==> flow/design.v <==
module ProcessingElement(
  input         clock,
  input         reset,
  input  [7:0]  io_price,
  output [10:0] io_agentIdx,
  output        io_rewardIn_ready,
  input         io_rewardIn_valid,
  input  [7:0]  io_rewardIn_bits_reward,
  input  [10:0] io_rewardIn_bits_idx,
  input         io_rewardIn_bits_last,
  input         io_PEResultOut_ready,
  output        io_PEResultOut_valid,
  output [7:0]  io_PEResultOut_bits_benefit,
  output [7:0]  io_PEResultOut_bits_oldPrice,
  output [10:0] io_PEResultOut_bits_id,
  output        io_PEResultOut_bits_last
);
  reg [7:0] s1_last;  
  reg [7:0] s1_reward;  
  reg [7:0] s1_idx;  
  reg  s1_valid;  
  reg [7:0] s2_price;  
  reg [7:0] s2_idx;  
  reg  s2_last;  
  reg  s2_valid;  
  reg [7:0] s2_reward;  
  reg [7:0] s3_benefit;  
  reg [7:0] s3_oldPrice;  
  reg  s3_valid;  
  reg [7:0] s3_last;  
  reg [7:0] s3_idx;  
  wire  stall = ~io_PEResultOut_ready;  
  wire  fire = io_rewardIn_ready & io_rewardIn_valid;  
  wire [10:0] _GEN_2 = fire ? io_rewardIn_bits_idx : {{3'd0}, s1_idx};  
  wire [8:0] _diff_T = {1'b0,$signed(s2_reward)};  
  wire [8:0] _diff_T_1 = {1'b0,$signed(s2_price)};  
  wire [8:0] diff = $signed(_diff_T) - $signed(_diff_T_1);  
  wire [10:0] _GEN_9 = ~stall ? _GEN_2 : {{3'd0}, s1_idx};  
  wire [7:0] _GEN_14 = ~stall ? s1_last : {{7'd0}, s2_last};  
  assign io_agentIdx = stall ? {3'd0, s1_idx} : io_rewardIn_bits_idx;
  assign io_rewardIn_ready = ~stall;  
  assign io_PEResultOut_valid = s3_valid;  
  assign io_PEResultOut_bits_benefit = s3_benefit;  
  assign io_PEResultOut_bits_oldPrice = s3_oldPrice;  
  assign io_PEResultOut_bits_id = {{3'd0}, s3_idx};  
  assign io_PEResultOut_bits_last = s3_last[0];  
  always @(posedge clock) begin
    if (reset) begin  
      s1_last <= 8'h0;  
    end else if (~stall) begin  
      if (fire) begin  
        s1_last <= {{7'd0}, io_rewardIn_bits_last};  
      end
    end
    if (reset) begin  
      s1_reward <= 8'h0;  
    end else if (~stall) begin  
      if (fire) begin  
        s1_reward <= io_rewardIn_bits_reward;  
      end
    end
    if (reset) begin  
      s1_idx <= 8'h0;  
    end else begin
      s1_idx <= _GEN_9[7:0];
    end
    if (reset) begin  
      s1_valid <= 1'h0;  
    end else if (~stall) begin  
      s1_valid <= fire;  
    end
    if (reset) begin  
      s2_price <= 8'h0;  
    end else if (~stall) begin  
      s2_price <= io_price;  
    end
    if (reset) begin  
      s2_idx <= 8'h0;  
    end else if (~stall) begin  
      s2_idx <= s1_idx;  
    end
    if (reset) begin  
      s2_last <= 1'h0;  
    end else begin
      s2_last <= _GEN_14[0];
    end
    if (reset) begin  
      s2_valid <= 1'h0;  
    end else if (~stall) begin  
      s2_valid <= s1_valid;  
    end
    if (reset) begin  
      s2_reward <= 8'h0;  
    end else if (~stall) begin  
      s2_reward <= s1_reward;  
    end
    if (reset) begin  
      s3_benefit <= 8'h0;  
    end else if (~stall) begin  
      if (diff[8]) begin  
        s3_benefit <= 8'h0;
      end else begin
        s3_benefit <= diff[7:0];
      end
    end
    if (reset) begin  
      s3_oldPrice <= 8'h0;  
    end else if (~stall) begin  
      s3_oldPrice <= s2_price;  
    end
    if (reset) begin  
      s3_valid <= 1'h0;  
    end else if (~stall) begin  
      s3_valid <= s2_valid;  
    end
    if (reset) begin  
      s3_last <= 8'h0;  
    end else if (~stall) begin  
      s3_last <= {{7'd0}, s2_last};  
    end
    if (reset) begin  
      s3_idx <= 8'h0;  
    end else if (~stall) begin  
      s3_idx <= s2_idx;  
    end
  end
endmodule
module SearchTask(
  input         clock,
  input         reset,
  output        io_benefitIn_0_ready,
  input         io_benefitIn_0_valid,
  input  [7:0]  io_benefitIn_0_bits_benefit,
  input  [7:0]  io_benefitIn_0_bits_oldPrice,
  input  [10:0] io_benefitIn_0_bits_id,
  input         io_benefitIn_0_bits_last,
  output        io_benefitIn_1_ready,
  input         io_benefitIn_1_valid,
  input  [7:0]  io_benefitIn_1_bits_benefit,
  input  [7:0]  io_benefitIn_1_bits_oldPrice,
  input  [10:0] io_benefitIn_1_bits_id,
  output        io_benefitIn_2_ready,
  input         io_benefitIn_2_valid,
  input  [7:0]  io_benefitIn_2_bits_benefit,
  input  [7:0]  io_benefitIn_2_bits_oldPrice,
  input  [10:0] io_benefitIn_2_bits_id,
  output        io_benefitIn_3_ready,
  input         io_benefitIn_3_valid,
  input  [7:0]  io_benefitIn_3_bits_benefit,
  input  [7:0]  io_benefitIn_3_bits_oldPrice,
  input  [10:0] io_benefitIn_3_bits_id,
  output        io_benefitIn_4_ready,
  input         io_benefitIn_4_valid,
  input  [7:0]  io_benefitIn_4_bits_benefit,
  input  [7:0]  io_benefitIn_4_bits_oldPrice,
  input  [10:0] io_benefitIn_4_bits_id,
  output        io_benefitIn_5_ready,
  input         io_benefitIn_5_valid,
  input  [7:0]  io_benefitIn_5_bits_benefit,
  input  [7:0]  io_benefitIn_5_bits_oldPrice,
  input  [10:0] io_benefitIn_5_bits_id,
  output        io_benefitIn_6_ready,
  input         io_benefitIn_6_valid,
  input  [7:0]  io_benefitIn_6_bits_benefit,
  input  [7:0]  io_benefitIn_6_bits_oldPrice,
  input  [10:0] io_benefitIn_6_bits_id,
  output        io_benefitIn_7_ready,
  input         io_benefitIn_7_valid,
  input  [7:0]  io_benefitIn_7_bits_benefit,
  input  [7:0]  io_benefitIn_7_bits_oldPrice,
  input  [10:0] io_benefitIn_7_bits_id,
  input         io_resultOut_ready,
  output        io_resultOut_valid,
  output [10:0] io_resultOut_bits_winner,
  output [7:0]  io_resultOut_bits_bid
);
  reg  s_valid_0;  
  reg  s_valid_1;  
  reg  s_valid_2;  
  reg  s_valid_3;  
  reg  s_last_0;  
  reg  s_last_1;  
  reg  s_last_2;  
  reg  s_last_3;  
  reg [7:0] compRegs_0_0_benefit;  
  reg [10:0] compRegs_0_0_id;  
  reg [7:0] compRegs_0_0_runningBid;  
  reg [7:0] compRegs_0_0_oldPrice;  
  reg [7:0] compRegs_0_1_benefit;  
  reg [10:0] compRegs_0_1_id;  
  reg [7:0] compRegs_0_1_runningBid;  
  reg [7:0] compRegs_0_1_oldPrice;  
  reg [7:0] compRegs_0_2_benefit;  
  reg [10:0] compRegs_0_2_id;  
  reg [7:0] compRegs_0_2_runningBid;  
  reg [7:0] compRegs_0_2_oldPrice;  
  reg [7:0] compRegs_0_3_benefit;  
  reg [10:0] compRegs_0_3_id;  
  reg [7:0] compRegs_0_3_runningBid;  
  reg [7:0] compRegs_0_3_oldPrice;  
  reg [7:0] compRegs_0_4_benefit;  
  reg [10:0] compRegs_0_4_id;  
  reg [7:0] compRegs_0_4_runningBid;  
  reg [7:0] compRegs_0_4_oldPrice;  
  reg [7:0] compRegs_0_5_benefit;  
  reg [10:0] compRegs_0_5_id;  
  reg [7:0] compRegs_0_5_runningBid;  
  reg [7:0] compRegs_0_5_oldPrice;  
  reg [7:0] compRegs_0_6_benefit;  
  reg [10:0] compRegs_0_6_id;  
  reg [7:0] compRegs_0_6_runningBid;  
  reg [7:0] compRegs_0_6_oldPrice;  
  reg [7:0] compRegs_0_7_benefit;  
  reg [10:0] compRegs_0_7_id;  
  reg [7:0] compRegs_0_7_runningBid;  
  reg [7:0] compRegs_0_7_oldPrice;  
  reg [7:0] compRegs_1_0_benefit;  
  reg [10:0] compRegs_1_0_id;  
  reg [7:0] compRegs_1_0_runningBid;  
  reg [7:0] compRegs_1_0_oldPrice;  
  reg [7:0] compRegs_1_1_benefit;  
  reg [10:0] compRegs_1_1_id;  
  reg [7:0] compRegs_1_1_runningBid;  
  reg [7:0] compRegs_1_1_oldPrice;  
  reg [7:0] compRegs_1_2_benefit;  
  reg [10:0] compRegs_1_2_id;  
  reg [7:0] compRegs_1_2_runningBid;  
  reg [7:0] compRegs_1_2_oldPrice;  
  reg [7:0] compRegs_1_3_benefit;  
  reg [10:0] compRegs_1_3_id;  
  reg [7:0] compRegs_1_3_runningBid;  
  reg [7:0] compRegs_1_3_oldPrice;  
  reg [7:0] compRegs_2_0_benefit;  
  reg [10:0] compRegs_2_0_id;  
  reg [7:0] compRegs_2_0_runningBid;  
  reg [7:0] compRegs_2_0_oldPrice;  
  reg [7:0] compRegs_2_1_benefit;  
  reg [10:0] compRegs_2_1_id;  
  reg [7:0] compRegs_2_1_runningBid;  
  reg [7:0] compRegs_2_1_oldPrice;  
  reg [7:0] compRegs_3_0_benefit;  
  reg [10:0] compRegs_3_0_id;  
  reg [7:0] compRegs_3_0_runningBid;  
  reg [7:0] compRegs_3_0_oldPrice;  
  reg [7:0] slast_runningWinner_benefit;  
  reg [10:0] slast_runningWinner_id;  
  reg [7:0] slast_runningWinner_runningBid;  
  reg [7:0] slast_runningWinner_oldPrice;  
  reg  slast_valid;  
  reg  slast_last;  
  wire  stall = ~io_resultOut_ready & slast_valid;  
  wire  _fire_T = io_benefitIn_0_ready & io_benefitIn_0_valid;  
  wire  _fire_T_1 = io_benefitIn_1_ready & io_benefitIn_1_valid;  
  wire  _fire_T_2 = io_benefitIn_2_ready & io_benefitIn_2_valid;  
  wire  _fire_T_3 = io_benefitIn_3_ready & io_benefitIn_3_valid;  
  wire  _fire_T_4 = io_benefitIn_4_ready & io_benefitIn_4_valid;  
  wire  _fire_T_5 = io_benefitIn_5_ready & io_benefitIn_5_valid;  
  wire  _fire_T_6 = io_benefitIn_6_ready & io_benefitIn_6_valid;  
  wire  _fire_T_7 = io_benefitIn_7_ready & io_benefitIn_7_valid;  
  wire  fire = _fire_T | _fire_T_1 | _fire_T_2 | _fire_T_3 | _fire_T_4 | _fire_T_5 | _fire_T_6 | _fire_T_7;  
  wire [7:0] hypoBid = compRegs_0_0_benefit - compRegs_0_1_benefit;  
  wire [7:0] hypoBid_1 = compRegs_0_1_benefit - compRegs_0_0_benefit;  
  wire [7:0] hypoBid_2 = compRegs_0_2_benefit - compRegs_0_3_benefit;  
  wire [7:0] hypoBid_3 = compRegs_0_3_benefit - compRegs_0_2_benefit;  
  wire [7:0] hypoBid_4 = compRegs_0_4_benefit - compRegs_0_5_benefit;  
  wire [7:0] hypoBid_5 = compRegs_0_5_benefit - compRegs_0_4_benefit;  
  wire [7:0] hypoBid_6 = compRegs_0_6_benefit - compRegs_0_7_benefit;  
  wire [7:0] hypoBid_7 = compRegs_0_7_benefit - compRegs_0_6_benefit;  
  wire [7:0] hypoBid_8 = compRegs_1_0_benefit - compRegs_1_1_benefit;  
  wire [7:0] hypoBid_9 = compRegs_1_1_benefit - compRegs_1_0_benefit;  
  wire [7:0] hypoBid_10 = compRegs_1_2_benefit - compRegs_1_3_benefit;  
  wire [7:0] hypoBid_11 = compRegs_1_3_benefit - compRegs_1_2_benefit;  
  wire [7:0] hypoBid_12 = compRegs_2_0_benefit - compRegs_2_1_benefit;  
  wire [7:0] hypoBid_13 = compRegs_2_1_benefit - compRegs_2_0_benefit;  
  wire [7:0] hypoBid_14 = compRegs_3_0_benefit - slast_runningWinner_benefit;  
  wire [7:0] _slast_runningWinner_runningBid_T_1 = hypoBid_14 < compRegs_3_0_runningBid ? hypoBid_14 :
    compRegs_3_0_runningBid;  
  wire [7:0] hypoBid_15 = slast_runningWinner_benefit - compRegs_3_0_benefit;  
  wire [7:0] _slast_runningWinner_runningBid_T_3 = hypoBid_15 < slast_runningWinner_runningBid ? hypoBid_15 :
    slast_runningWinner_runningBid;  
  wire [7:0] _io_resultOut_bits_bid_T_1 = slast_runningWinner_oldPrice + 8'h1;  
  wire [7:0] _io_resultOut_bits_bid_T_3 = slast_runningWinner_runningBid + slast_runningWinner_oldPrice;  
  wire [7:0] _GEN_152 = slast_runningWinner_benefit == 8'h0 ? 8'h0 : _io_resultOut_bits_bid_T_3;  
  assign io_benefitIn_0_ready = ~stall;  
  assign io_benefitIn_1_ready = ~stall;  
  assign io_benefitIn_2_ready = ~stall;  
  assign io_benefitIn_3_ready = ~stall;  
  assign io_benefitIn_4_ready = ~stall;  
  assign io_benefitIn_5_ready = ~stall;  
  assign io_benefitIn_6_ready = ~stall;  
  assign io_benefitIn_7_ready = ~stall;  
  assign io_resultOut_valid = slast_valid & slast_last;  
  assign io_resultOut_bits_winner = slast_runningWinner_id;  
  assign io_resultOut_bits_bid = slast_runningWinner_runningBid == 8'h0 & slast_runningWinner_benefit > 8'h0 ?
    _io_resultOut_bits_bid_T_1 : _GEN_152;  
  always @(posedge clock) begin
    if (reset) begin  
      s_valid_0 <= 1'h0;  
    end else if (~stall) begin  
      s_valid_0 <= fire;  
    end
    if (reset) begin  
      s_valid_1 <= 1'h0;  
    end else if (~stall) begin  
      s_valid_1 <= s_valid_0;  
    end
    if (reset) begin  
      s_valid_2 <= 1'h0;  
    end else if (~stall) begin  
      s_valid_2 <= s_valid_1;  
    end
    if (reset) begin  
      s_valid_3 <= 1'h0;  
    end else if (~stall) begin  
      s_valid_3 <= s_valid_2;  
    end
    if (reset) begin  
      s_last_0 <= 1'h0;  
    end else if (~stall) begin  
      if (fire) begin  
        s_last_0 <= io_benefitIn_0_bits_last;  
      end
    end
    if (reset) begin  
      s_last_1 <= 1'h0;  
    end else if (~stall) begin  
      s_last_1 <= s_last_0;  
    end
    if (reset) begin  
      s_last_2 <= 1'h0;  
    end else if (~stall) begin  
      s_last_2 <= s_last_1;  
    end
    if (reset) begin  
      s_last_3 <= 1'h0;  
    end else if (~stall) begin  
      s_last_3 <= s_last_2;  
    end
    if (reset) begin  
      compRegs_0_0_benefit <= 8'h0;  
    end else if (~stall) begin  
      if (fire) begin  
        if (_fire_T) begin  
          compRegs_0_0_benefit <= io_benefitIn_0_bits_benefit;  
        end else begin
          compRegs_0_0_benefit <= 8'h0;  
        end
      end
    end
    if (reset) begin  
      compRegs_0_0_id <= 11'h0;  
    end else if (~stall) begin  
      if (fire) begin  
        compRegs_0_0_id <= io_benefitIn_0_bits_id;  
      end
    end
    if (reset) begin  
      compRegs_0_0_runningBid <= 8'h0;  
    end else if (~stall) begin  
      if (fire) begin  
        compRegs_0_0_runningBid <= 8'hff;  
      end
    end
    if (reset) begin  
      compRegs_0_0_oldPrice <= 8'h0;  
    end else if (~stall) begin  
      if (fire) begin  
        compRegs_0_0_oldPrice <= io_benefitIn_0_bits_oldPrice;  
      end
    end
    if (reset) begin  
      compRegs_0_1_benefit <= 8'h0;  
    end else if (~stall) begin  
      if (fire) begin  
        if (_fire_T_1) begin  
          compRegs_0_1_benefit <= io_benefitIn_1_bits_benefit;  
        end else begin
          compRegs_0_1_benefit <= 8'h0;  
        end
      end
    end
    if (reset) begin  
      compRegs_0_1_id <= 11'h0;  
    end else if (~stall) begin  
      if (fire) begin  
        compRegs_0_1_id <= io_benefitIn_1_bits_id;  
      end
    end
    if (reset) begin  
      compRegs_0_1_runningBid <= 8'h0;  
    end else if (~stall) begin  
      if (fire) begin  
        compRegs_0_1_runningBid <= 8'hff;  
      end
    end
    if (reset) begin  
      compRegs_0_1_oldPrice <= 8'h0;  
    end else if (~stall) begin  
      if (fire) begin  
        compRegs_0_1_oldPrice <= io_benefitIn_1_bits_oldPrice;  
      end
    end
    if (reset) begin  
      compRegs_0_2_benefit <= 8'h0;  
    end else if (~stall) begin  
      if (fire) begin  
        if (_fire_T_2) begin  
          compRegs_0_2_benefit <= io_benefitIn_2_bits_benefit;  
        end else begin
          compRegs_0_2_benefit <= 8'h0;  
        end
      end
    end
    if (reset) begin  
      compRegs_0_2_id <= 11'h0;  
    end else if (~stall) begin  
      if (fire) begin  
        compRegs_0_2_id <= io_benefitIn_2_bits_id;  
      end
    end
    if (reset) begin  
      compRegs_0_2_runningBid <= 8'h0;  
    end else if (~stall) begin  
      if (fire) begin  
        compRegs_0_2_runningBid <= 8'hff;  
      end
    end
    if (reset) begin  
      compRegs_0_2_oldPrice <= 8'h0;  
    end else if (~stall) begin  
      if (fire) begin  
        compRegs_0_2_oldPrice <= io_benefitIn_2_bits_oldPrice;  
      end
    end
    if (reset) begin  
      compRegs_0_3_benefit <= 8'h0;  
    end else if (~stall) begin  
      if (fire) begin  
        if (_fire_T_3) begin  
          compRegs_0_3_benefit <= io_benefitIn_3_bits_benefit;  
        end else begin
          compRegs_0_3_benefit <= 8'h0;  
        end
      end
    end
    if (reset) begin  
      compRegs_0_3_id <= 11'h0;  
    end else if (~stall) begin  
      if (fire) begin  
        compRegs_0_3_id <= io_benefitIn_3_bits_id;  
      end
    end
    if (reset) begin  
      compRegs_0_3_runningBid <= 8'h0;  
    end else if (~stall) begin  
      if (fire) begin  
        compRegs_0_3_runningBid <= 8'hff;  
      end
    end
    if (reset) begin  
      compRegs_0_3_oldPrice <= 8'h0;  
    end else if (~stall) begin  
      if (fire) begin  
        compRegs_0_3_oldPrice <= io_benefitIn_3_bits_oldPrice;  
      end
    end
    if (reset) begin  
      compRegs_0_4_benefit <= 8'h0;  
    end else if (~stall) begin  
      if (fire) begin  
        if (_fire_T_4) begin  
          compRegs_0_4_benefit <= io_benefitIn_4_bits_benefit;  
        end else begin
          compRegs_0_4_benefit <= 8'h0;  
        end
      end
    end
    if (reset) begin  
      compRegs_0_4_id <= 11'h0;  
    end else if (~stall) begin  
      if (fire) begin  
        compRegs_0_4_id <= io_benefitIn_4_bits_id;  
      end
    end
    if (reset) begin  
      compRegs_0_4_runningBid <= 8'h0;  
    end else if (~stall) begin  
      if (fire) begin  
        compRegs_0_4_runningBid <= 8'hff;  
      end
    end
    if (reset) begin  
      compRegs_0_4_oldPrice <= 8'h0;  
    end else if (~stall) begin  
      if (fire) begin  
        compRegs_0_4_oldPrice <= io_benefitIn_4_bits_oldPrice;  
      end
    end
    if (reset) begin  
      compRegs_0_5_benefit <= 8'h0;  
    end else if (~stall) begin  
      if (fire) begin  
        if (_fire_T_5) begin  
          compRegs_0_5_benefit <= io_benefitIn_5_bits_benefit;  
        end else begin
          compRegs_0_5_benefit <= 8'h0;  
        end
      end
    end
    if (reset) begin  
      compRegs_0_5_id <= 11'h0;  
    end else if (~stall) begin  
      if (fire) begin  
        compRegs_0_5_id <= io_benefitIn_5_bits_id;  
      end
    end
    if (reset) begin  
      compRegs_0_5_runningBid <= 8'h0;  
    end else if (~stall) begin  
      if (fire) begin  
        compRegs_0_5_runningBid <= 8'hff;  
      end
    end
    if (reset) begin  
      compRegs_0_5_oldPrice <= 8'h0;  
    end else if (~stall) begin  
      if (fire) begin  
        compRegs_0_5_oldPrice <= io_benefitIn_5_bits_oldPrice;  
      end
    end
    if (reset) begin  
      compRegs_0_6_benefit <= 8'h0;  
    end else if (~stall) begin  
      if (fire) begin  
        if (_fire_T_6) begin  
          compRegs_0_6_benefit <= io_benefitIn_6_bits_benefit;  
        end else begin
          compRegs_0_6_benefit <= 8'h0;  
        end
      end
    end
    if (reset) begin  
      compRegs_0_6_id <= 11'h0;  
    end else if (~stall) begin  
      if (fire) begin  
        compRegs_0_6_id <= io_benefitIn_6_bits_id;  
      end
    end
    if (reset) begin  
      compRegs_0_6_runningBid <= 8'h0;  
    end else if (~stall) begin  
      if (fire) begin  
        compRegs_0_6_runningBid <= 8'hff;  
      end
    end
    if (reset) begin  
      compRegs_0_6_oldPrice <= 8'h0;  
    end else if (~stall) begin  
      if (fire) begin  
        compRegs_0_6_oldPrice <= io_benefitIn_6_bits_oldPrice;  
      end
    end
    if (reset) begin  
      compRegs_0_7_benefit <= 8'h0;  
    end else if (~stall) begin  
      if (fire) begin  
        if (_fire_T_7) begin  
          compRegs_0_7_benefit <= io_benefitIn_7_bits_benefit;  
        end else begin
          compRegs_0_7_benefit <= 8'h0;  
        end
      end
    end
    if (reset) begin  
      compRegs_0_7_id <= 11'h0;  
    end else if (~stall) begin  
      if (fire) begin  
        compRegs_0_7_id <= io_benefitIn_7_bits_id;  
      end
    end
    if (reset) begin  
      compRegs_0_7_runningBid <= 8'h0;  
    end else if (~stall) begin  
      if (fire) begin  
        compRegs_0_7_runningBid <= 8'hff;  
      end
    end
    if (reset) begin  
      compRegs_0_7_oldPrice <= 8'h0;  
    end else if (~stall) begin  
      if (fire) begin  
        compRegs_0_7_oldPrice <= io_benefitIn_7_bits_oldPrice;  
      end
    end
    if (reset) begin  
      compRegs_1_0_benefit <= 8'h0;  
    end else if (~stall) begin  
      if (compRegs_0_0_benefit >= compRegs_0_1_benefit) begin  
        compRegs_1_0_benefit <= compRegs_0_0_benefit;  
      end else begin
        compRegs_1_0_benefit <= compRegs_0_1_benefit;  
      end
    end
    if (reset) begin  
      compRegs_1_0_id <= 11'h0;  
    end else if (~stall) begin  
      if (compRegs_0_0_benefit >= compRegs_0_1_benefit) begin  
        compRegs_1_0_id <= compRegs_0_0_id;  
      end else begin
        compRegs_1_0_id <= compRegs_0_1_id;  
      end
    end
    if (reset) begin  
      compRegs_1_0_runningBid <= 8'h0;  
    end else if (~stall) begin  
      if (compRegs_0_0_benefit >= compRegs_0_1_benefit) begin  
        if (hypoBid < compRegs_0_0_runningBid) begin  
          compRegs_1_0_runningBid <= hypoBid;
        end else begin
          compRegs_1_0_runningBid <= compRegs_0_0_runningBid;
        end
      end else if (hypoBid_1 < compRegs_0_1_runningBid) begin  
        compRegs_1_0_runningBid <= hypoBid_1;
      end else begin
        compRegs_1_0_runningBid <= compRegs_0_1_runningBid;
      end
    end
    if (reset) begin  
      compRegs_1_0_oldPrice <= 8'h0;  
    end else if (~stall) begin  
      if (compRegs_0_0_benefit >= compRegs_0_1_benefit) begin  
        compRegs_1_0_oldPrice <= compRegs_0_0_oldPrice;  
      end else begin
        compRegs_1_0_oldPrice <= compRegs_0_1_oldPrice;  
      end
    end
    if (reset) begin  
      compRegs_1_1_benefit <= 8'h0;  
    end else if (~stall) begin  
      if (compRegs_0_2_benefit >= compRegs_0_3_benefit) begin  
        compRegs_1_1_benefit <= compRegs_0_2_benefit;  
      end else begin
        compRegs_1_1_benefit <= compRegs_0_3_benefit;  
      end
    end
    if (reset) begin  
      compRegs_1_1_id <= 11'h0;  
    end else if (~stall) begin  
      if (compRegs_0_2_benefit >= compRegs_0_3_benefit) begin  
        compRegs_1_1_id <= compRegs_0_2_id;  
      end else begin
        compRegs_1_1_id <= compRegs_0_3_id;  
      end
    end
    if (reset) begin  
      compRegs_1_1_runningBid <= 8'h0;  
    end else if (~stall) begin  
      if (compRegs_0_2_benefit >= compRegs_0_3_benefit) begin  
        if (hypoBid_2 < compRegs_0_2_runningBid) begin  
          compRegs_1_1_runningBid <= hypoBid_2;
        end else begin
          compRegs_1_1_runningBid <= compRegs_0_2_runningBid;
        end
      end else if (hypoBid_3 < compRegs_0_3_runningBid) begin  
        compRegs_1_1_runningBid <= hypoBid_3;
      end else begin
        compRegs_1_1_runningBid <= compRegs_0_3_runningBid;
      end
    end
    if (reset) begin  
      compRegs_1_1_oldPrice <= 8'h0;  
    end else if (~stall) begin  
      if (compRegs_0_2_benefit >= compRegs_0_3_benefit) begin  
        compRegs_1_1_oldPrice <= compRegs_0_2_oldPrice;  
      end else begin
        compRegs_1_1_oldPrice <= compRegs_0_3_oldPrice;  
      end
    end
    if (reset) begin  
      compRegs_1_2_benefit <= 8'h0;  
    end else if (~stall) begin  
      if (compRegs_0_4_benefit >= compRegs_0_5_benefit) begin  
        compRegs_1_2_benefit <= compRegs_0_4_benefit;  
      end else begin
        compRegs_1_2_benefit <= compRegs_0_5_benefit;  
      end
    end
    if (reset) begin  
      compRegs_1_2_id <= 11'h0;  
    end else if (~stall) begin  
      if (compRegs_0_4_benefit >= compRegs_0_5_benefit) begin  
        compRegs_1_2_id <= compRegs_0_4_id;  
      end else begin
        compRegs_1_2_id <= compRegs_0_5_id;  
      end
    end
    if (reset) begin  
      compRegs_1_2_runningBid <= 8'h0;  
    end else if (~stall) begin  
      if (compRegs_0_4_benefit >= compRegs_0_5_benefit) begin  
        if (hypoBid_4 < compRegs_0_4_runningBid) begin  
          compRegs_1_2_runningBid <= hypoBid_4;
        end else begin
          compRegs_1_2_runningBid <= compRegs_0_4_runningBid;
        end
      end else if (hypoBid_5 < compRegs_0_5_runningBid) begin  
        compRegs_1_2_runningBid <= hypoBid_5;
      end else begin
        compRegs_1_2_runningBid <= compRegs_0_5_runningBid;
      end
    end
    if (reset) begin  
      compRegs_1_2_oldPrice <= 8'h0;  
    end else if (~stall) begin  
      if (compRegs_0_4_benefit >= compRegs_0_5_benefit) begin  
        compRegs_1_2_oldPrice <= compRegs_0_4_oldPrice;  
      end else begin
        compRegs_1_2_oldPrice <= compRegs_0_5_oldPrice;  
      end
    end
    if (reset) begin  
      compRegs_1_3_benefit <= 8'h0;  
    end else if (~stall) begin  
      if (compRegs_0_6_benefit >= compRegs_0_7_benefit) begin  
        compRegs_1_3_benefit <= compRegs_0_6_benefit;  
      end else begin
        compRegs_1_3_benefit <= compRegs_0_7_benefit;  
      end
    end
    if (reset) begin  
      compRegs_1_3_id <= 11'h0;  
    end else if (~stall) begin  
      if (compRegs_0_6_benefit >= compRegs_0_7_benefit) begin  
        compRegs_1_3_id <= compRegs_0_6_id;  
      end else begin
        compRegs_1_3_id <= compRegs_0_7_id;  
      end
    end
    if (reset) begin  
      compRegs_1_3_runningBid <= 8'h0;  
    end else if (~stall) begin  
      if (compRegs_0_6_benefit >= compRegs_0_7_benefit) begin  
        if (hypoBid_6 < compRegs_0_6_runningBid) begin  
          compRegs_1_3_runningBid <= hypoBid_6;
        end else begin
          compRegs_1_3_runningBid <= compRegs_0_6_runningBid;
        end
      end else if (hypoBid_7 < compRegs_0_7_runningBid) begin  
        compRegs_1_3_runningBid <= hypoBid_7;
      end else begin
        compRegs_1_3_runningBid <= compRegs_0_7_runningBid;
      end
    end
    if (reset) begin  
      compRegs_1_3_oldPrice <= 8'h0;  
    end else if (~stall) begin  
      if (compRegs_0_6_benefit >= compRegs_0_7_benefit) begin  
        compRegs_1_3_oldPrice <= compRegs_0_6_oldPrice;  
      end else begin
        compRegs_1_3_oldPrice <= compRegs_0_7_oldPrice;  
      end
    end
    if (reset) begin  
      compRegs_2_0_benefit <= 8'h0;  
    end else if (~stall) begin  
      if (compRegs_1_0_benefit >= compRegs_1_1_benefit) begin  
        compRegs_2_0_benefit <= compRegs_1_0_benefit;  
      end else begin
        compRegs_2_0_benefit <= compRegs_1_1_benefit;  
      end
    end
    if (reset) begin  
      compRegs_2_0_id <= 11'h0;  
    end else if (~stall) begin  
      if (compRegs_1_0_benefit >= compRegs_1_1_benefit) begin  
        compRegs_2_0_id <= compRegs_1_0_id;  
      end else begin
        compRegs_2_0_id <= compRegs_1_1_id;  
      end
    end
    if (reset) begin  
      compRegs_2_0_runningBid <= 8'h0;  
    end else if (~stall) begin  
      if (compRegs_1_0_benefit >= compRegs_1_1_benefit) begin  
        if (hypoBid_8 < compRegs_1_0_runningBid) begin  
          compRegs_2_0_runningBid <= hypoBid_8;
        end else begin
          compRegs_2_0_runningBid <= compRegs_1_0_runningBid;
        end
      end else if (hypoBid_9 < compRegs_1_1_runningBid) begin  
        compRegs_2_0_runningBid <= hypoBid_9;
      end else begin
        compRegs_2_0_runningBid <= compRegs_1_1_runningBid;
      end
    end
    if (reset) begin  
      compRegs_2_0_oldPrice <= 8'h0;  
    end else if (~stall) begin  
      if (compRegs_1_0_benefit >= compRegs_1_1_benefit) begin  
        compRegs_2_0_oldPrice <= compRegs_1_0_oldPrice;  
      end else begin
        compRegs_2_0_oldPrice <= compRegs_1_1_oldPrice;  
      end
    end
    if (reset) begin  
      compRegs_2_1_benefit <= 8'h0;  
    end else if (~stall) begin  
      if (compRegs_1_2_benefit >= compRegs_1_3_benefit) begin  
        compRegs_2_1_benefit <= compRegs_1_2_benefit;  
      end else begin
        compRegs_2_1_benefit <= compRegs_1_3_benefit;  
      end
    end
    if (reset) begin  
      compRegs_2_1_id <= 11'h0;  
    end else if (~stall) begin  
      if (compRegs_1_2_benefit >= compRegs_1_3_benefit) begin  
        compRegs_2_1_id <= compRegs_1_2_id;  
      end else begin
        compRegs_2_1_id <= compRegs_1_3_id;  
      end
    end
    if (reset) begin  
      compRegs_2_1_runningBid <= 8'h0;  
    end else if (~stall) begin  
      if (compRegs_1_2_benefit >= compRegs_1_3_benefit) begin  
        if (hypoBid_10 < compRegs_1_2_runningBid) begin  
          compRegs_2_1_runningBid <= hypoBid_10;
        end else begin
          compRegs_2_1_runningBid <= compRegs_1_2_runningBid;
        end
      end else if (hypoBid_11 < compRegs_1_3_runningBid) begin  
        compRegs_2_1_runningBid <= hypoBid_11;
      end else begin
        compRegs_2_1_runningBid <= compRegs_1_3_runningBid;
      end
    end
    if (reset) begin  
      compRegs_2_1_oldPrice <= 8'h0;  
    end else if (~stall) begin  
      if (compRegs_1_2_benefit >= compRegs_1_3_benefit) begin  
        compRegs_2_1_oldPrice <= compRegs_1_2_oldPrice;  
      end else begin
        compRegs_2_1_oldPrice <= compRegs_1_3_oldPrice;  
      end
    end
    if (reset) begin  
      compRegs_3_0_benefit <= 8'h0;  
    end else if (~stall) begin  
      if (compRegs_2_0_benefit >= compRegs_2_1_benefit) begin  
        compRegs_3_0_benefit <= compRegs_2_0_benefit;  
      end else begin
        compRegs_3_0_benefit <= compRegs_2_1_benefit;  
      end
    end
    if (reset) begin  
      compRegs_3_0_id <= 11'h0;  
    end else if (~stall) begin  
      if (compRegs_2_0_benefit >= compRegs_2_1_benefit) begin  
        compRegs_3_0_id <= compRegs_2_0_id;  
      end else begin
        compRegs_3_0_id <= compRegs_2_1_id;  
      end
    end
    if (reset) begin  
      compRegs_3_0_runningBid <= 8'h0;  
    end else if (~stall) begin  
      if (compRegs_2_0_benefit >= compRegs_2_1_benefit) begin  
        if (hypoBid_12 < compRegs_2_0_runningBid) begin  
          compRegs_3_0_runningBid <= hypoBid_12;
        end else begin
          compRegs_3_0_runningBid <= compRegs_2_0_runningBid;
        end
      end else if (hypoBid_13 < compRegs_2_1_runningBid) begin  
        compRegs_3_0_runningBid <= hypoBid_13;
      end else begin
        compRegs_3_0_runningBid <= compRegs_2_1_runningBid;
      end
    end
    if (reset) begin  
      compRegs_3_0_oldPrice <= 8'h0;  
    end else if (~stall) begin  
      if (compRegs_2_0_benefit >= compRegs_2_1_benefit) begin  
        compRegs_3_0_oldPrice <= compRegs_2_0_oldPrice;  
      end else begin
        compRegs_3_0_oldPrice <= compRegs_2_1_oldPrice;  
      end
    end
    if (reset) begin  
      slast_runningWinner_benefit <= 8'h0;  
    end else if (~stall) begin  
      if (slast_last | ~slast_valid) begin  
        slast_runningWinner_benefit <= compRegs_3_0_benefit;  
      end else if (compRegs_3_0_benefit > slast_runningWinner_benefit) begin  
        slast_runningWinner_benefit <= compRegs_3_0_benefit;  
      end
    end
    if (reset) begin  
      slast_runningWinner_id <= 11'h0;  
    end else if (~stall) begin  
      if (slast_last | ~slast_valid) begin  
        slast_runningWinner_id <= compRegs_3_0_id;  
      end else if (compRegs_3_0_benefit > slast_runningWinner_benefit) begin  
        slast_runningWinner_id <= compRegs_3_0_id;  
      end
    end
    if (reset) begin  
      slast_runningWinner_runningBid <= 8'h0;  
    end else if (~stall) begin  
      if (slast_last | ~slast_valid) begin  
        slast_runningWinner_runningBid <= compRegs_3_0_runningBid;  
      end else if (compRegs_3_0_benefit > slast_runningWinner_benefit) begin  
        slast_runningWinner_runningBid <= _slast_runningWinner_runningBid_T_1;  
      end else begin
        slast_runningWinner_runningBid <= _slast_runningWinner_runningBid_T_3;  
      end
    end
    if (reset) begin  
      slast_runningWinner_oldPrice <= 8'h0;  
    end else if (~stall) begin  
      if (slast_last | ~slast_valid) begin  
        slast_runningWinner_oldPrice <= compRegs_3_0_oldPrice;  
      end else if (compRegs_3_0_benefit > slast_runningWinner_benefit) begin  
        slast_runningWinner_oldPrice <= compRegs_3_0_oldPrice;  
      end
    end
    if (reset) begin  
      slast_valid <= 1'h0;  
    end else if (~stall) begin  
      slast_valid <= s_valid_3;  
    end
    if (reset) begin  
      slast_last <= 1'h0;  
    end else if (~stall) begin  
      slast_last <= s_last_3;  
    end
  end
endmodule
module AuctionSearch(
  input         clock,
  input         reset,
  output        io_rewardIn_0_ready,
  input         io_rewardIn_0_valid,
  input  [7:0]  io_rewardIn_0_reward,
  input  [10:0] io_rewardIn_0_idx,
  input         io_rewardIn_0_last,
  output [10:0] io_agentIdx_0,
  input  [7:0]  io_price_0,
  output        io_rewardIn_1_ready,
  input         io_rewardIn_1_valid,
  input  [7:0]  io_rewardIn_1_reward,
  input  [10:0] io_rewardIn_1_idx,
  output [10:0] io_agentIdx_1,
  input  [7:0]  io_price_1,
  output        io_rewardIn_2_ready,
  input         io_rewardIn_2_valid,
  input  [7:0]  io_rewardIn_2_reward,
  input  [10:0] io_rewardIn_2_idx,
  output [10:0] io_agentIdx_2,
  input  [7:0]  io_price_2,
  output        io_rewardIn_3_ready,
  input         io_rewardIn_3_valid,
  input  [7:0]  io_rewardIn_3_reward,
  input  [10:0] io_rewardIn_3_idx,
  output [10:0] io_agentIdx_3,
  input  [7:0]  io_price_3,
  output        io_rewardIn_4_ready,
  input         io_rewardIn_4_valid,
  input  [7:0]  io_rewardIn_4_reward,
  input  [10:0] io_rewardIn_4_idx,
  output [10:0] io_agentIdx_4,
  input  [7:0]  io_price_4,
  output        io_rewardIn_5_ready,
  input         io_rewardIn_5_valid,
  input  [7:0]  io_rewardIn_5_reward,
  input  [10:0] io_rewardIn_5_idx,
  output [10:0] io_agentIdx_5,
  input  [7:0]  io_price_5,
  output        io_rewardIn_6_ready,
  input         io_rewardIn_6_valid,
  input  [7:0]  io_rewardIn_6_reward,
  input  [10:0] io_rewardIn_6_idx,
  output [10:0] io_agentIdx_6,
  input  [7:0]  io_price_6,
  output        io_rewardIn_7_ready,
  input         io_rewardIn_7_valid,
  input  [7:0]  io_rewardIn_7_reward,
  input  [10:0] io_rewardIn_7_idx,
  output [10:0] io_agentIdx_7,
  input  [7:0]  io_price_7,
  input         io_resultOut_ready,
  output        io_resultOut_valid,
  output [10:0] io_resultOut_winner,
  output [7:0]  io_resultOut_bid
);
  wire        pe0_valid;
  wire [7:0]  pe0_benefit;
  wire [7:0]  pe0_oldPrice;
  wire [10:0] pe0_id;
  wire        pe0_last;
  wire        pe0_ready;
  wire        pe1_valid;
  wire [7:0]  pe1_benefit;
  wire [7:0]  pe1_oldPrice;
  wire [10:0] pe1_id;
  wire        pe1_last;
  wire        pe1_ready;
  wire        pe2_valid;
  wire [7:0]  pe2_benefit;
  wire [7:0]  pe2_oldPrice;
  wire [10:0] pe2_id;
  wire        pe2_last;
  wire        pe2_ready;
  wire        pe3_valid;
  wire [7:0]  pe3_benefit;
  wire [7:0]  pe3_oldPrice;
  wire [10:0] pe3_id;
  wire        pe3_last;
  wire        pe3_ready;
  wire        pe4_valid;
  wire [7:0]  pe4_benefit;
  wire [7:0]  pe4_oldPrice;
  wire [10:0] pe4_id;
  wire        pe4_last;
  wire        pe4_ready;
  wire        pe5_valid;
  wire [7:0]  pe5_benefit;
  wire [7:0]  pe5_oldPrice;
  wire [10:0] pe5_id;
  wire        pe5_last;
  wire        pe5_ready;
  wire        pe6_valid;
  wire [7:0]  pe6_benefit;
  wire [7:0]  pe6_oldPrice;
  wire [10:0] pe6_id;
  wire        pe6_last;
  wire        pe6_ready;
  wire        pe7_valid;
  wire [7:0]  pe7_benefit;
  wire [7:0]  pe7_oldPrice;
  wire [10:0] pe7_id;
  wire        pe7_last;
  wire        pe7_ready;
  ProcessingElement pes_0 (
    .clock(clock),
    .reset(reset),
    .io_price(io_price_0),
    .io_agentIdx(io_agentIdx_0),
    .io_rewardIn_ready(io_rewardIn_0_ready),
    .io_rewardIn_valid(io_rewardIn_0_valid),
    .io_rewardIn_bits_reward(io_rewardIn_0_reward),
    .io_rewardIn_bits_idx(io_rewardIn_0_idx),
    .io_rewardIn_bits_last(io_rewardIn_0_last),
    .io_PEResultOut_ready(pe0_ready),
    .io_PEResultOut_valid(pe0_valid),
    .io_PEResultOut_bits_benefit(pe0_benefit),
    .io_PEResultOut_bits_oldPrice(pe0_oldPrice),
    .io_PEResultOut_bits_id(pe0_id),
    .io_PEResultOut_bits_last(pe0_last)
  );
  ProcessingElement pes_1 (
    .clock(clock),
    .reset(reset),
    .io_price(io_price_1),
    .io_agentIdx(io_agentIdx_1),
    .io_rewardIn_ready(io_rewardIn_1_ready),
    .io_rewardIn_valid(io_rewardIn_1_valid),
    .io_rewardIn_bits_reward(io_rewardIn_1_reward),
    .io_rewardIn_bits_idx(io_rewardIn_1_idx),
    .io_rewardIn_bits_last(1'b0),
    .io_PEResultOut_ready(pe1_ready),
    .io_PEResultOut_valid(pe1_valid),
    .io_PEResultOut_bits_benefit(pe1_benefit),
    .io_PEResultOut_bits_oldPrice(pe1_oldPrice),
    .io_PEResultOut_bits_id(pe1_id),
    .io_PEResultOut_bits_last(pe1_last)
  );
  ProcessingElement pes_2 (
    .clock(clock),
    .reset(reset),
    .io_price(io_price_2),
    .io_agentIdx(io_agentIdx_2),
    .io_rewardIn_ready(io_rewardIn_2_ready),
    .io_rewardIn_valid(io_rewardIn_2_valid),
    .io_rewardIn_bits_reward(io_rewardIn_2_reward),
    .io_rewardIn_bits_idx(io_rewardIn_2_idx),
    .io_rewardIn_bits_last(1'b0),
    .io_PEResultOut_ready(pe2_ready),
    .io_PEResultOut_valid(pe2_valid),
    .io_PEResultOut_bits_benefit(pe2_benefit),
    .io_PEResultOut_bits_oldPrice(pe2_oldPrice),
    .io_PEResultOut_bits_id(pe2_id),
    .io_PEResultOut_bits_last(pe2_last)
  );
  ProcessingElement pes_3 (
    .clock(clock),
    .reset(reset),
    .io_price(io_price_3),
    .io_agentIdx(io_agentIdx_3),
    .io_rewardIn_ready(io_rewardIn_3_ready),
    .io_rewardIn_valid(io_rewardIn_3_valid),
    .io_rewardIn_bits_reward(io_rewardIn_3_reward),
    .io_rewardIn_bits_idx(io_rewardIn_3_idx),
    .io_rewardIn_bits_last(1'b0),
    .io_PEResultOut_ready(pe3_ready),
    .io_PEResultOut_valid(pe3_valid),
    .io_PEResultOut_bits_benefit(pe3_benefit),
    .io_PEResultOut_bits_oldPrice(pe3_oldPrice),
    .io_PEResultOut_bits_id(pe3_id),
    .io_PEResultOut_bits_last(pe3_last)
  );
  ProcessingElement pes_4 (
    .clock(clock),
    .reset(reset),
    .io_price(io_price_4),
    .io_agentIdx(io_agentIdx_4),
    .io_rewardIn_ready(io_rewardIn_4_ready),
    .io_rewardIn_valid(io_rewardIn_4_valid),
    .io_rewardIn_bits_reward(io_rewardIn_4_reward),
    .io_rewardIn_bits_idx(io_rewardIn_4_idx),
    .io_rewardIn_bits_last(1'b0),
    .io_PEResultOut_ready(pe4_ready),
    .io_PEResultOut_valid(pe4_valid),
    .io_PEResultOut_bits_benefit(pe4_benefit),
    .io_PEResultOut_bits_oldPrice(pe4_oldPrice),
    .io_PEResultOut_bits_id(pe4_id),
    .io_PEResultOut_bits_last(pe4_last)
  );
  ProcessingElement pes_5 (
    .clock(clock),
    .reset(reset),
    .io_price(io_price_5),
    .io_agentIdx(io_agentIdx_5),
    .io_rewardIn_ready(io_rewardIn_5_ready),
    .io_rewardIn_valid(io_rewardIn_5_valid),
    .io_rewardIn_bits_reward(io_rewardIn_5_reward),
    .io_rewardIn_bits_idx(io_rewardIn_5_idx),
    .io_rewardIn_bits_last(1'b0),
    .io_PEResultOut_ready(pe5_ready),
    .io_PEResultOut_valid(pe5_valid),
    .io_PEResultOut_bits_benefit(pe5_benefit),
    .io_PEResultOut_bits_oldPrice(pe5_oldPrice),
    .io_PEResultOut_bits_id(pe5_id),
    .io_PEResultOut_bits_last(pe5_last)
  );
  ProcessingElement pes_6 (
    .clock(clock),
    .reset(reset),
    .io_price(io_price_6),
    .io_agentIdx(io_agentIdx_6),
    .io_rewardIn_ready(io_rewardIn_6_ready),
    .io_rewardIn_valid(io_rewardIn_6_valid),
    .io_rewardIn_bits_reward(io_rewardIn_6_reward),
    .io_rewardIn_bits_idx(io_rewardIn_6_idx),
    .io_rewardIn_bits_last(1'b0),
    .io_PEResultOut_ready(pe6_ready),
    .io_PEResultOut_valid(pe6_valid),
    .io_PEResultOut_bits_benefit(pe6_benefit),
    .io_PEResultOut_bits_oldPrice(pe6_oldPrice),
    .io_PEResultOut_bits_id(pe6_id),
    .io_PEResultOut_bits_last(pe6_last)
  );
  ProcessingElement pes_7 (
    .clock(clock),
    .reset(reset),
    .io_price(io_price_7),
    .io_agentIdx(io_agentIdx_7),
    .io_rewardIn_ready(io_rewardIn_7_ready),
    .io_rewardIn_valid(io_rewardIn_7_valid),
    .io_rewardIn_bits_reward(io_rewardIn_7_reward),
    .io_rewardIn_bits_idx(io_rewardIn_7_idx),
    .io_rewardIn_bits_last(1'b0),
    .io_PEResultOut_ready(pe7_ready),
    .io_PEResultOut_valid(pe7_valid),
    .io_PEResultOut_bits_benefit(pe7_benefit),
    .io_PEResultOut_bits_oldPrice(pe7_oldPrice),
    .io_PEResultOut_bits_id(pe7_id),
    .io_PEResultOut_bits_last(pe7_last)
  );
  SearchTask search (
    .clock(clock),
    .reset(reset),
    .io_benefitIn_0_ready(pe0_ready),
    .io_benefitIn_0_valid(pe0_valid),
    .io_benefitIn_0_bits_benefit(pe0_benefit),
    .io_benefitIn_0_bits_oldPrice(pe0_oldPrice),
    .io_benefitIn_0_bits_id(pe0_id),
    .io_benefitIn_0_bits_last(pe0_last),
    .io_benefitIn_1_ready(pe1_ready),
    .io_benefitIn_1_valid(pe1_valid),
    .io_benefitIn_1_bits_benefit(pe1_benefit),
    .io_benefitIn_1_bits_oldPrice(pe1_oldPrice),
    .io_benefitIn_1_bits_id(pe1_id),
    .io_benefitIn_2_ready(pe2_ready),
    .io_benefitIn_2_valid(pe2_valid),
    .io_benefitIn_2_bits_benefit(pe2_benefit),
    .io_benefitIn_2_bits_oldPrice(pe2_oldPrice),
    .io_benefitIn_2_bits_id(pe2_id),
    .io_benefitIn_3_ready(pe3_ready),
    .io_benefitIn_3_valid(pe3_valid),
    .io_benefitIn_3_bits_benefit(pe3_benefit),
    .io_benefitIn_3_bits_oldPrice(pe3_oldPrice),
    .io_benefitIn_3_bits_id(pe3_id),
    .io_benefitIn_4_ready(pe4_ready),
    .io_benefitIn_4_valid(pe4_valid),
    .io_benefitIn_4_bits_benefit(pe4_benefit),
    .io_benefitIn_4_bits_oldPrice(pe4_oldPrice),
    .io_benefitIn_4_bits_id(pe4_id),
    .io_benefitIn_5_ready(pe5_ready),
    .io_benefitIn_5_valid(pe5_valid),
    .io_benefitIn_5_bits_benefit(pe5_benefit),
    .io_benefitIn_5_bits_oldPrice(pe5_oldPrice),
    .io_benefitIn_5_bits_id(pe5_id),
    .io_benefitIn_6_ready(pe6_ready),
    .io_benefitIn_6_valid(pe6_valid),
    .io_benefitIn_6_bits_benefit(pe6_benefit),
    .io_benefitIn_6_bits_oldPrice(pe6_oldPrice),
    .io_benefitIn_6_bits_id(pe6_id),
    .io_benefitIn_7_ready(pe7_ready),
    .io_benefitIn_7_valid(pe7_valid),
    .io_benefitIn_7_bits_benefit(pe7_benefit),
    .io_benefitIn_7_bits_oldPrice(pe7_oldPrice),
    .io_benefitIn_7_bits_id(pe7_id),
    .io_resultOut_ready(io_resultOut_ready),
    .io_resultOut_valid(io_resultOut_valid),
    .io_resultOut_bits_winner(io_resultOut_winner),
    .io_resultOut_bits_bid(io_resultOut_bid)
  );
endmodule
# Step by step through the tools: AuctionSearch
# Tool output for the design above, in the order of the flow.
# Line numbers count from 1 in the design file above.
# Not given: --
# inputs
top_module,AuctionSearch
clock,clock
cell_library,sky130hd
pvt_corner,tt_025C_1v80

# Word level
# Yosys after proc, flatten, opt, wreduce and memory -nomap, before mapping. Memory bits, and registers merged into a memory's read port (data or address), are not among the register bits. Print and check cells are not counted. Equal cells are merged and count once.
# word_totals
register_bits,1022
in_bits,228
elab_cells,332
# op_classes
add_sub_neg,26
compare,25
mux,78
n_logic,30
n_reduce_logical,15
# ops
operator,n
two-way mux 8 bit,65
two-way mux 11 bit,13
subtractor 8 bit,16
< comparator 8 bit,16
subtractor 8 x 8 -> 9 bit,8
greater-or-equal comparator 8 bit,7
AND reduction 2 bit,11
AND 1 bit,19
logical NOT 8 bit,2
OR 1 bit,8
adder 8 x 1 -> 8 bit (second input constant),1
> comparator 8 x 1 -> 1 bit (second input constant),1
adder 8 bit,1
> comparator 8 bit,1
inverter 1 bit,3
nonzero test 3 bit,1
nonzero test 2 bit,1

# Depth
# Longest topological path by Yosys (ltp), each cell counted once; first at word level (registers and memories cut), then after technology mapping (sequential cells cut; the memories' decode and read muxes count).
# depth
ltp_word,12
ABC_AREA,0
depth_mapped,17

# Mapped cells and area
# Yosys stat after the flow's synthesis: flattened, memories mapped to cells. It holds for the ABC_AREA given above (unset counts as 0); a run with the other value may have another netlist.
# mapped
mapped_cells,6125
synth_area_um2,48308.8
seq_area_um2,19979.2
ff_cells,998
buf_cells,407
# types
type,n,area_total_um2
sky130_fd_sc_hd__dfxtp_1,998,2E+04
sky130_fd_sc_hd__nand2_1,1579,5.93E+03
sky130_fd_sc_hd__a21oi_1,865,4.33E+03
sky130_fd_sc_hd__ha_1,304,3.8E+03
sky130_fd_sc_hd__mux2i_1,163,1.63E+03
sky130_fd_sc_hd__nor2_1,415,1.56E+03
sky130_fd_sc_hd__a211oi_1,204,1.53E+03
sky130_fd_sc_hd__clkbuf_1,340,1.28E+03
sky130_fd_sc_hd__inv_1,295,1.11E+03
sky130_fd_sc_hd__xnor2_1,89,779.498
sky130_fd_sc_hd__a22oi_1,90,675.648
sky130_fd_sc_hd__fa_1,25,500.48
sky130_fd_sc_hd__o21ai_0,87,435.418
sky130_fd_sc_hd__a21o_1,55,412.896
sky130_fd_sc_hd__xor2_1,42,367.853
sky130_fd_sc_hd__nand3_1,69,345.331
sky130_fd_sc_hd__nor2b_1,54,337.824
sky130_fd_sc_hd__a221oi_1,33,289.027
# Other cell types: 61; their cells: 418.
# By module: a second synthesis without flattening, with its own total; a netlist apart from the flattened one above.
# unflattened
hier_cells,5985
area_unflattened_um2,52845.7
# Rows give one instance, submodules left out.
# by_module
mod,instances,cells,area_um2,mod_seq_area_um2
SearchTask,1,3440,28608.7,10149.7
ProcessingElement,8,318,3029.2,1401.3
AuctionSearch,1,1,3.8,0.0

# Timing after synthesis
# Path of least setup slack by OpenSTA after synthesis, without wires, with an ideal clock, recovery checks aside; 20% of the period is set as input and as output delay. Where synthesis merged equal registers, the netlist keeps one of their names.
# synth_timing
kind,flip-flop to flip-flop
from,reg (name not given)
to,reg search.compRegs_1_2_runningBid[0]
tclk_ns,4.0
launch_ns,0.000
arrival_time_ns,3.681
required_time_ns,3.883
path_slack_ns,0.202
path_delay_ns,3.798
stages,10
path_buffers,1
synth_period_reached_ns,3.798
# "path_delay_ns" = arrival - input delay + setup time.
# "stages": output pins that drive a net of the path, with the launching flip-flop's if there is one; two outputs of one cell count as two.
# "synth_period_reached_ns" = period - worst setup slack (recovery checks aside). The figure is calculated, with input and output delays left at 20% of the set period.
# Between the ends stands the longest chain of elaborated cells between them, by number of cells; it is not shown to be the way that was timed. Of several equally long chains one is given.
# A line is the first line of the expression or statement that the cell stems from. Yosys adds cells for indexed reads and writes and turns some case tables into memories.
# At most two assigning lines are given for a register; there are more.
# synth_between
cell_sequence,sky130_fd_sc_hd__dfxtp_1 -> sky130_fd_sc_hd__buf_2 -> sky130_fd_sc_hd__clkinv_1 -> sky130_fd_sc_hd__ha_1 -> sky130_fd_sc_hd__a2111oi_0 -> sky130_fd_sc_hd__nand2_1 -> sky130_fd_sc_hd__o22ai_1 -> sky130_fd_sc_hd__mux2i_1 -> sky130_fd_sc_hd__mux2i_1 -> sky130_fd_sc_hd__a22o_1
elab_chain_len,3
cone_cells,5
cone_lines,3
cone_classes,compare (2); mux (3)
# synth_lines
item,line_no,rtl
< comparator 8 bit,706,end else if (hypoBid_5 < compRegs_0_5_runningBid) begin
two-way mux 8 bit,706,
two-way mux 8 bit,700,if (compRegs_0_4_benefit >= compRegs_0_5_benefit) begin
to (assign),702,compRegs_1_2_runningBid <= hypoBid_4;
to (assign),704,compRegs_1_2_runningBid <= compRegs_0_4_runningBid;
to (decl),227,reg [7:0] compRegs_1_2_runningBid;

# Worst path after layout
# Path of least setup slack in the final report of run 1 (OpenROAD, finished layout, wires in). Where an end is a register, its clock arrival counts in the times.
# layout_timing
kind,input port to output port
from,in io_resultOut_ready
to,out (name not given)
tclk_ns,4.0
input_delay_ns,0.80
out_delay_ns,0.80
launch_ns,0.80
arrival_time_ns,3.20
required_time_ns,3.20
path_slack_ns,0.00
stages,10
path_buffers,8
# Between the ends stands the longest chain of elaborated cells between them, by number of cells; it is not shown to be the way that was timed. Of several equally long chains one is given.
# layout_between
cell_sequence,sky130_fd_sc_hd__clkdlybuf4s50_1 -> sky130_fd_sc_hd__nor2b_1 -> sky130_fd_sc_hd__buf_6 -> sky130_fd_sc_hd__clkinvlp_4 -> sky130_fd_sc_hd__buf_12 -> sky130_fd_sc_hd__buf_16 -> sky130_fd_sc_hd__buf_16 -> sky130_fd_sc_hd__buf_16 -> sky130_fd_sc_hd__clkbuf_16 -> sky130_fd_sc_hd__clkdlybuf4s50_1
elab_chain_len,3
cone_cells,3
cone_classes,logic (3)
# layout_lines
item,line_no,rtl
from (decl),991,"input         io_resultOut_ready,"
inverter 1 bit,251,wire  stall = ~io_resultOut_ready & slast_valid;
AND 1 bit,251,
inverter 1 bit,284,assign io_benefitIn_0_ready = ~stall;
to (decl),942,

# Settings and measured results of 3 stored flow runs for module AuctionSearch (sky130hd), not sorted in any way. The constraints put input and output delay at 20% of the set period each and load the outputs with 0.01 pF.
# "achieved_period_ns" is the run's clock period less its worst setup slack. It is reckoned from that one timing run; input and output delays stay at 20% of the period that was set.
# By "critical_path_time_ns" is meant the share of the clock period that the worst setup path is allowed (20% is reserved at inputs, 20% at outputs), minus its slack. Clock arrival times at its registers enter into it.
# "power_total_mw": no workload was simulated; the value follows from the tool's default switching activity.
# Among the settings, . means not set for that run.
item,run 1,run 2,run 3
CELL_PAD_IN_SITES_GLOBAL_PLACEMENT,2,.,2
CORE_MARGIN,7,2,2
CORE_UTILIZATION,40,40,40
CTS_CLUSTER_DIAMETER,317,317,317
CTS_CLUSTER_SIZE,52,92,92
GPL_TIMING_DRIVEN,0,.,0
MAX_ROUTING_LAYER,met4,met5,met5
PLACE_DENSITY,0.38,0.6,0.38
TNS_END_PERCENT,80,65,80
period_ns,4.0,4.0,4.0
CAP_MARGIN,20,20,20
SLEW_MARGIN,20,20,20
HOLD_SLACK_MARGIN,.,0.05,.
critical_path_time_ns,2.40,3.77,2.38
worstPathKind,input port to output port,flip-flop to flip-flop,input port to output port
final_setup_ws_ns,-0.001,0.228,0.016
timing.setup.tns_ns,-0.001,0.000,0.000
power_total_mw,17.896,17.011,17.455
utilization_pct,46.1,44.9,45.8
achieved_period_ns,4.001,3.772,3.984
yosys_chip_area_um2,48308.8,48308.8,48308.8
ws_hold_ns,0.384,0.436,0.455
die_um2,130697.0,123566.0,123566.0
